==> flow/design.v <==
module signed_mult_1_17 (out, a, b);
	output 	signed  [17:0]	out;
	input 	signed	[17:0] 	a;
	input 	signed	[17:0] 	b;
	wire 	signed	[35:0]	mult_out;
	assign mult_out = a * b;
	assign out = {mult_out[35], mult_out[33:17]};
endmodule
module OneNode(output signed [17:0] u_2_mid,    
	       input clock,		        
	       input reset,		        
	       input signed [17:0] u_hit_mid,   
	       input signed [17:0] u_1_right,   
	       input signed [17:0] u_1_left,     
	       input signed [17:0] u_1_up,      
	       input signed [17:0] u_1_down    
);  
    reg signed [17:0] u_0_mid_temp;		 
    reg signed [17:0] u_1_mid_temp, u_1_right_temp, u_1_left_temp, u_1_up_temp, u_1_down_temp; 
    wire signed [17:0] temp1,temp2, temp3, temp4;
    parameter [17:0] rho = (1<<17)/20; 
    parameter [17:0] eta = (999<<17)/1000;
    always @ (posedge clock) 
    begin
	if (reset == 0)
	begin
	    u_1_mid_temp = u_hit_mid; 
	    u_0_mid_temp = u_1_mid_temp; 
	    u_1_right_temp = 0; 
	    u_1_left_temp = 0;
	    u_1_up_temp = 0;
	    u_1_down_temp = 0;
   	end
        else
	begin
	    u_0_mid_temp = u_1_mid_temp;  
            u_1_mid_temp = u_2_mid;	   
	    u_1_right_temp = u_1_right;   
	    u_1_left_temp = u_1_left;	   
	    u_1_up_temp = u_1_up;         
	    u_1_down_temp = u_1_down;     
	end
    end
    assign  temp1 = u_1_up_temp + u_1_down_temp + u_1_right_temp + u_1_left_temp - (u_1_mid_temp<<<2);
    signed_mult_1_17 mult_1(.out(temp2),
			    .a(temp1),
                            .b(rho)); 
    assign  temp4 = temp2 + (u_1_mid_temp<<<1) - temp3;
    signed_mult_1_17 mult_2(.out(temp3),
			    .a(u_0_mid_temp),
                            .b(eta)); 
    signed_mult_1_17 mult_3(.out(u_2_mid),
			    .a(temp4),
                            .b(eta)); 
endmodule
module multNodes
#(parameter SIZE = 10)
(output signed [SIZE*SIZE*18-1:0] u_2_mid,    
 input clock,
 input reset,		        
 input signed [SIZE*SIZE*18-1:0] u_hit_mid,   
 input signed [SIZE*SIZE*18-1:0] u_1_right,   
 input signed [SIZE*SIZE*18-1:0] u_1_left,     
 input signed [SIZE*SIZE*18-1:0] u_1_up,      
 input signed [SIZE*SIZE*18-1:0] u_1_down     
);
    genvar i,j,k;
    generate
	for (k = 1; k < SIZE-1; k = k + 1) begin: side
		OneNode nodeUp(.u_2_mid(u_2_mid[(((0)*SIZE+(k))*18) +: 18]),
			       .clock(clock),
		               .reset(reset),
	                       .u_hit_mid(u_hit_mid[(((0)*SIZE+(k))*18) +: 18]),
	                       .u_1_right(u_1_right[(((0)*SIZE+(k+1))*18) +: 18]),
	                       .u_1_left(u_1_left[(((0)*SIZE+(k-1))*18) +: 18]),
	                       .u_1_up(18'sd0),
	       	               .u_1_down(u_1_down[(((1)*SIZE+(k))*18) +: 18]));
		OneNode nodeDown(.u_2_mid(u_2_mid[(((SIZE-1)*SIZE+(k))*18) +: 18]),
			         .clock(clock),
		                 .reset(reset),
	                         .u_hit_mid(u_hit_mid[(((SIZE-1)*SIZE+(k))*18) +: 18]),
	                         .u_1_right(u_1_right[(((SIZE-1)*SIZE+(k+1))*18) +: 18]),
	                         .u_1_left(u_1_left[(((SIZE-1)*SIZE+(k-1))*18) +: 18]),
	                         .u_1_up(u_1_up[(((SIZE-2)*SIZE+(k))*18) +: 18]),
	       	                 .u_1_down(18'sd0));
		OneNode nodeLeft(.u_2_mid(u_2_mid[(((k)*SIZE+(0))*18) +: 18]),
			         .clock(clock),
		                 .reset(reset),
	                         .u_hit_mid(u_hit_mid[(((k)*SIZE+(0))*18) +: 18]),
	                         .u_1_right(u_1_right[(((k)*SIZE+(1))*18) +: 18]),
	                         .u_1_left(18'sd0),
	                         .u_1_up(u_1_up[(((k-1)*SIZE+(0))*18) +: 18]),
	       	                 .u_1_down(u_1_down[(((k+1)*SIZE+(0))*18) +: 18]));
		OneNode nodeRight(.u_2_mid(u_2_mid[(((k)*SIZE+(SIZE-1))*18) +: 18]),
			         .clock(clock),
		                 .reset(reset),
	                         .u_hit_mid(u_hit_mid[(((k)*SIZE+(SIZE-1))*18) +: 18]),
	                         .u_1_right(18'sd0),
	                         .u_1_left(u_1_left[(((k)*SIZE+(SIZE-2))*18) +: 18]),
	                         .u_1_up(u_1_up[(((k+1)*SIZE+(SIZE-1))*18) +: 18]),
	       	                 .u_1_down(u_1_down[(((k-1)*SIZE+(SIZE-1))*18) +: 18]));
	end
    endgenerate
    generate
	for (k = 0; k < SIZE; k = k + 10) begin: corner
		OneNode UpLeftCorner(.u_2_mid(u_2_mid[(((0)*SIZE+(k))*18) +: 18]),
			             .clock(clock),
		                     .reset(reset),
	                             .u_hit_mid(u_hit_mid[(((0)*SIZE+(k))*18) +: 18]),
	                             .u_1_right(u_1_right[(((0)*SIZE+(k+1))*18) +: 18]),
	                             .u_1_left(18'sd0),
	                             .u_1_up(18'sd0),
	       	                     .u_1_down(u_1_down[(((1)*SIZE+(k))*18) +: 18]));
		OneNode UpRightCorner(.u_2_mid(u_2_mid[(((k)*SIZE+(SIZE-1))*18) +: 18]),
			             .clock(clock),
		                     .reset(reset),
	                             .u_hit_mid(u_hit_mid[(((k)*SIZE+(SIZE-1))*18) +: 18]),
	                             .u_1_right(18'sd0),
	                             .u_1_left(u_1_left[(((k)*SIZE+(SIZE-2))*18) +: 18]),
	                             .u_1_up(18'sd0),
	       	                     .u_1_down(u_1_down[(((k+1)*SIZE+(SIZE-1))*18) +: 18]));
		OneNode DownLeftCorner(.u_2_mid(u_2_mid[(((SIZE-1)*SIZE+(k))*18) +: 18]),
			               .clock(clock),
		                       .reset(reset),
	                               .u_hit_mid(u_hit_mid[(((SIZE-1)*SIZE+(k))*18) +: 18]),
	                               .u_1_right(u_1_right[(((SIZE-1)*SIZE+(k+1))*18) +: 18]),
	                               .u_1_left(18'sd0),
	                               .u_1_up(u_1_up[(((SIZE-2)*SIZE+(k))*18) +: 18]),
	       	                      .u_1_down(18'sd0));
		OneNode DownRightCorner(.u_2_mid(u_2_mid[(((SIZE-1)*SIZE+(SIZE-1))*18) +: 18]),
			                .clock(clock),
		                        .reset(reset),
	                                .u_hit_mid(u_hit_mid[(((SIZE-1)*SIZE+(SIZE-1))*18) +: 18]),
	                                .u_1_right(18'sd0),
	                                .u_1_left(u_1_left[(((SIZE-1)*SIZE+(SIZE-2))*18) +: 18]),
	                                .u_1_up(u_1_up[(((SIZE-2)*SIZE+(SIZE-1))*18) +: 18]),
	       	                        .u_1_down(18'sd0));
	end
    endgenerate
    generate
	for (i = 1; i < SIZE-1; i = i + 1) begin: row
	    for (j = 1; j < SIZE-1; j = j + 1) begin: col
		OneNode node(.u_2_mid(u_2_mid[(((i)*SIZE+(j))*18) +: 18]),
			     .clock(clock),
		             .reset(reset),
	                     .u_hit_mid(u_hit_mid[(((i)*SIZE+(j))*18) +: 18]),
	                     .u_1_right(u_1_right[(((i)*SIZE+(j+1))*18) +: 18]),
	                     .u_1_left(u_1_left[(((i)*SIZE+(j-1))*18) +: 18]),
	                     .u_1_up(u_1_up[(((i-1)*SIZE+(j))*18) +: 18]),
	       	             .u_1_down(u_1_down[(((i+1)*SIZE+(j))*18) +: 18]));
	    end
	end
    endgenerate
endmodule
module drum_grid
(input clock,
 input reset,                      
 input  [3*3*18-1:0] u_hit,        
 output [3*3*18-1:0] u_out         
);
    localparam SIZE = 3;
    wire signed [SIZE*SIZE*18-1:0] u_2_mid;
    multNodes #(.SIZE(SIZE)) grid(.u_2_mid(u_2_mid),
		  .clock(clock),
 	          .reset(reset),
 	          .u_hit_mid(u_hit),
 	          .u_1_right(u_2_mid),
 	          .u_1_left(u_2_mid),
 	          .u_1_up(u_2_mid),
 	          .u_1_down(u_2_mid));
    assign u_out = u_2_mid;
endmodule
# Tool chain data of drum_grid
# What the tools print for drum_grid, step after step.
# Lines are those of the file above, counted from 1.
# Cell names lack the library's common part.
# The mark n/a stands for no value.
# inputs
top_module,drum_grid
clock_port,clock
lib,sky130hd
pvt_corner,tt_025C_1v80

# Word-level counts
# Source: Yosys, flattened and elaborated, memories not mapped. Widths are those after wreduce; folded enables and synchronous resets count as part of the registers. Registers that Yosys merges into a memory's read port (data or address) are not register bits. Print and check cells do not count. Equal cells are merged and count once.
# word_totals
mem_bits_rw,0
mem_bits_ro,0
ff_bits,486
in_bits,164
n_memories,0
latchBits,0
clocked_rd_ports_x_width,0
wordCells,114
# op_classes
addsub,42
compare,0
reduce_logical,0
div_mod_pow,0
muxes,18
n_eq,0
mul,27
shifts,0
bitwise,0
# ops
op,count
18-bit by 16-bit multiplier with 34-bit output with constant B,18
18-bit by 14-bit multiplier with 32-bit output with constant B,9
18-bit subtractor,18
18-bit 2-to-1 mux,18
18-bit adder,15
15-bit by 18-bit adder with 18-bit output,9

# Depth
# Yosys ltp: most cells in a row. Word level: on the elaborated netlist, between registers, memories and ports. Mapped: between sequential cells and ports; inverters and the memories' decode and read muxes count.
# depth
word_depth,9
ABC_AREA,0
mapped_depth,73

# Synthesis result
# Yosys stat after the flow's synthesis: flattened, memories mapped to cells. It holds for the ABC_AREA given above (unset counts as 0); a run with the other value may have another netlist.
# mapped
ff_cells,486
seqArea_um2,9729.3
mapped_cells,19654
yosys_area_um2,194572.9
# types
cell,count
fa_1,4292
ha_1,3215
inv_1,6226
dfxtp_1,486
xnor2_1,731
xor2_1,312
a21o_1,352
a21oi_1,507
nor2_1,541
o21ai_0,345
nand2_1,406
mux2_2,130
o21a_1,163
and2_1,188
or2_2,168
nor3_1,193
nand2b_1,126
nand3_1,143
# Not listed: further types 89, cells in them 1130.
# By module: a second synthesis without flattening, with its own total; a netlist apart from the flattened one above.
# hier_totals
hier_cells,39817
hier_area_um2,371306.1
# Each row is one instance without its submodules.
# by_module
mod,mod_seq_area_um2,area_um2,n_inst,cells
signed_mult_1_17,0.0,11559.8,27,1233
OneNode,2162.1,6576.3,9,725
multNodes (SIZE=3),0.0,3.8,1,1
drum_grid,0.0,0.0,1,0

# Timing after synthesis
# Path of least setup slack by OpenSTA after synthesis, without wires, with an ideal clock, recovery checks aside; 20% of the period is set as input and as output delay. Where synthesis merged equal registers, the netlist keeps one of their names.
# synth_path
path_type,register to output
from,register grid.side[1].nodeLeft.u_1_mid_temp[0]
to,output port u_out[70]
path_buffers,1
stages,64
launch_ns,0.000
setup_slack_ns,3.237
arrival_time_ns,16.763
tclk_ns,25.0
path_delay_ns,16.763
t_required_ns,20.000
synth_period_reached_ns,21.763
# "path_delay_ns" = arrival - input delay + setup time.
# At an output port there is no setup time.
# "stages": output pins that drive a net of the path, with the launching flip-flop's if there is one; two outputs of one cell count as two.
# "synth_period_reached_ns" is the clock period less the worst setup slack; recovery checks do not enter. This is arithmetic on one report: input and output delays are still those of the set period (20% each).
# Between the ends stands the longest chain of elaborated cells between them, by number of cells; it is not shown to be the way that was timed. Of several equally long chains one is given.
# A line is the first line of the expression or statement that the cell stems from. Yosys adds cells for indexed reads and writes and turns some case tables into memories.
# synth_via
path_cell_list,dfxtp_1 -> inv_1 -> fa_1 -> inv_1 -> fa_1 -> inv_1 -> fa_1 -> a21o_1 -> a21oi_1 -> o21bai_1 -> a2111oi_0 -> o21ai_0 -> nand3_1 -> nor4_1 -> nor3_2 -> clkbuf_1 -> fa_1 -> ha_1 -> [... 28 more ...] -> inv_1 -> fa_1 -> fa_1 -> inv_1 -> fa_1 -> inv_1 -> fa_1 -> ha_1 -> and4_1 -> a21oi_1 -> nand2_1 -> a21oi_1 -> o21a_1 -> o21ai_0 -> a21oi_1 -> o21bai_1 -> a21oi_1 -> xnor2_1
elab_chain_len,5
cells_between,5
cone_classes,add/sub: 3; mul: 2
# synth_lines
item,line_no,text
start: declaration,19,"reg signed [17:0] u_1_mid_temp, u_1_right_temp, u_1_left_temp, u_1_up_temp, u_1_down_temp;"
start: assignment,27,u_1_mid_temp = u_hit_mid;
start: assignment,37,u_1_mid_temp = u_2_mid;
18-bit subtractor,44,assign  temp1 = u_1_up_temp + u_1_down_temp + u_1_right_temp + u_1_left_temp - (u_1_mid_temp<<<2);
18-bit by 14-bit multiplier with 32-bit output,6,assign mult_out = a * b;
15-bit by 18-bit adder with 18-bit output,48,assign  temp4 = temp2 + (u_1_mid_temp<<<1) - temp3;
18-bit subtractor,48,
18-bit by 16-bit multiplier with 34-bit output,6,
end: declaration,159,output [3*3*18-1:0] u_out

# Timing after layout
# Path of least setup slack in the final report of run 1 (OpenROAD, finished layout, wires in). Where an end is a register, its clock arrival counts in the times.
# layout_path
path_type,register to output
from,register grid.corner[0].UpLeftCorner.u_1_right_temp[6]
to,output port u_out[15]
path_buffers,9
arrival_time_ns,17.00
t_required_ns,16.64
tclk_ns,20.8
stages,69
launch_ns,0.81
setup_slack_ns,-0.36
# Between the ends stands the longest chain of elaborated cells between them, by number of cells; it is not shown to be the way that was timed. Of several equally long chains one is given.
# layout_via
path_cell_list,dfxtp_1 -> inv_1 -> buf_4 -> fa_1 -> inv_1 -> ha_2 -> nor2_1 -> nor2_1 -> o41ai_4 -> o211ai_1 -> and3_1 -> buf_6 -> nor2_4 -> buf_6 -> buf_6 -> fa_1 -> inv_2 -> fa_2 -> [... 33 more ...] -> fa_1 -> fa_2 -> fa_2 -> inv_2 -> fa_2 -> ha_4 -> a21oi_2 -> o21bai_1 -> a2111oi_2 -> o21ai_1 -> or3_4 -> o211ai_1 -> a21boi_1 -> o21a_1 -> or2_4 -> a21oi_4 -> xnor2_4 -> buf_2
elab_chain_len,6
cells_between,6
cone_classes,add/sub: 4; mul: 2
# layout_lines
item,line_no,text
start: declaration,19,"reg signed [17:0] u_1_mid_temp, u_1_right_temp, u_1_left_temp, u_1_up_temp, u_1_down_temp;"
start: assignment,29,u_1_right_temp = 0;
start: assignment,38,u_1_right_temp = u_1_right;
18-bit adder,44,assign  temp1 = u_1_up_temp + u_1_down_temp + u_1_right_temp + u_1_left_temp - (u_1_mid_temp<<<2);
18-bit subtractor,44,
18-bit by 14-bit multiplier with 32-bit output,6,assign mult_out = a * b;
15-bit by 18-bit adder with 18-bit output,48,assign  temp4 = temp2 + (u_1_mid_temp<<<1) - temp3;
18-bit subtractor,48,
18-bit by 16-bit multiplier with 34-bit output,6,
end: declaration,159,output [3*3*18-1:0] u_out

# Measured results for drum_grid: 6 stored runs of the Yosys and OpenROAD flow on sky130hd. The settings differ; the order carries no meaning. The constraints put input and output delay at 20% of the set period each and load the outputs with 0.01 pF.
# By "achieved_period_ns" is meant the clock period of the run minus its worst setup slack. This is arithmetic on one report: input and output delays are still those of the set period (20% each).
# "worst_path_allowed_less_slack_ns": the worst setup path's part of the clock period (all of it between registers, 20% less for each end at a port) less its slack. A launch clock that arrives late makes it longer, a capture clock that arrives late makes it shorter.
# A setting shown as . is not set for that run.
# Among the results, . means that no value is shown for the run.
stored run,CELL_PAD_IN_SITES_GLOBAL_PLACEMENT,CORE_ASPECT_RATIO,CORE_UTILIZATION,CTS_CLUSTER_SIZE,MAX_ROUTING_LAYER,MIN_ROUTING_LAYER,PLACE_DENSITY,period_ns,CAP_MARGIN,CORE_MARGIN,SLEW_MARGIN,CTS_CLUSTER_DIAMETER,ABC_AREA,GPL_ROUTABILITY_DRIVEN,GPL_TIMING_DRIVEN,HOLD_SLACK_MARGIN,SETUP_SLACK_MARGIN,TNS_END_PERCENT,CELL_PAD_IN_SITES_DETAIL_PLACEMENT,PLACE_DENSITY_LB_ADDON,ys_area_um2,design.die.area_um2,stdcell_area_um2,fin_util_pct,setup_ws_ns,setup_tns_ns,final_hold_ws_ns,achieved_period_ns,worst_path_allowed_less_slack_ns,critical_path_kind
run 1,2,1.4,39,58,met5,met1,0.46,20.8,20,2,20,.,.,.,.,.,.,.,.,.,194572.9,504653.0,236604.0,47.6,-0.360,-1.007,0.436,21.160,17.00,register to output
run 2,.,1.52,40,.,.,.,.,25.0,20,2,20,317,.,.,.,.,.,.,.,.,194572.9,492151.0,209326.0,43.2,0.941,0.000,0.434,24.059,19.06,register to output
run 3,.,1.52,28,.,.,.,.,25.0,20,7,20,317,1,0,.,.,.,.,.,.,203168.6,750172.0,222042.0,30.7,1.231,0.000,0.427,23.769,18.77,register to output
run 4,1,.,69,.,.,met1,.,29.0,20,4,20,254,0,.,0,-0.1,5.0,80,.,.,194572.9,290548.0,211608.0,75.5,5.453,0.000,0.455,23.547,17.75,register to output
run 5,.,0.5,32,.,.,.,.,15.7,20,2,20,.,.,1,1,.,-1.41,.,1,.,194572.9,614672.0,260348.0,43.0,-4.774,-827.331,0.446,20.474,17.33,register to output
run 6,.,.,45,88,met5,.,.,23.4,20,9,20,.,.,.,0,.,.,.,2,0.2,.,.,.,.,.,.,.,.,.,.
# Run 6: did not finish, placement stopped with DPL-0033
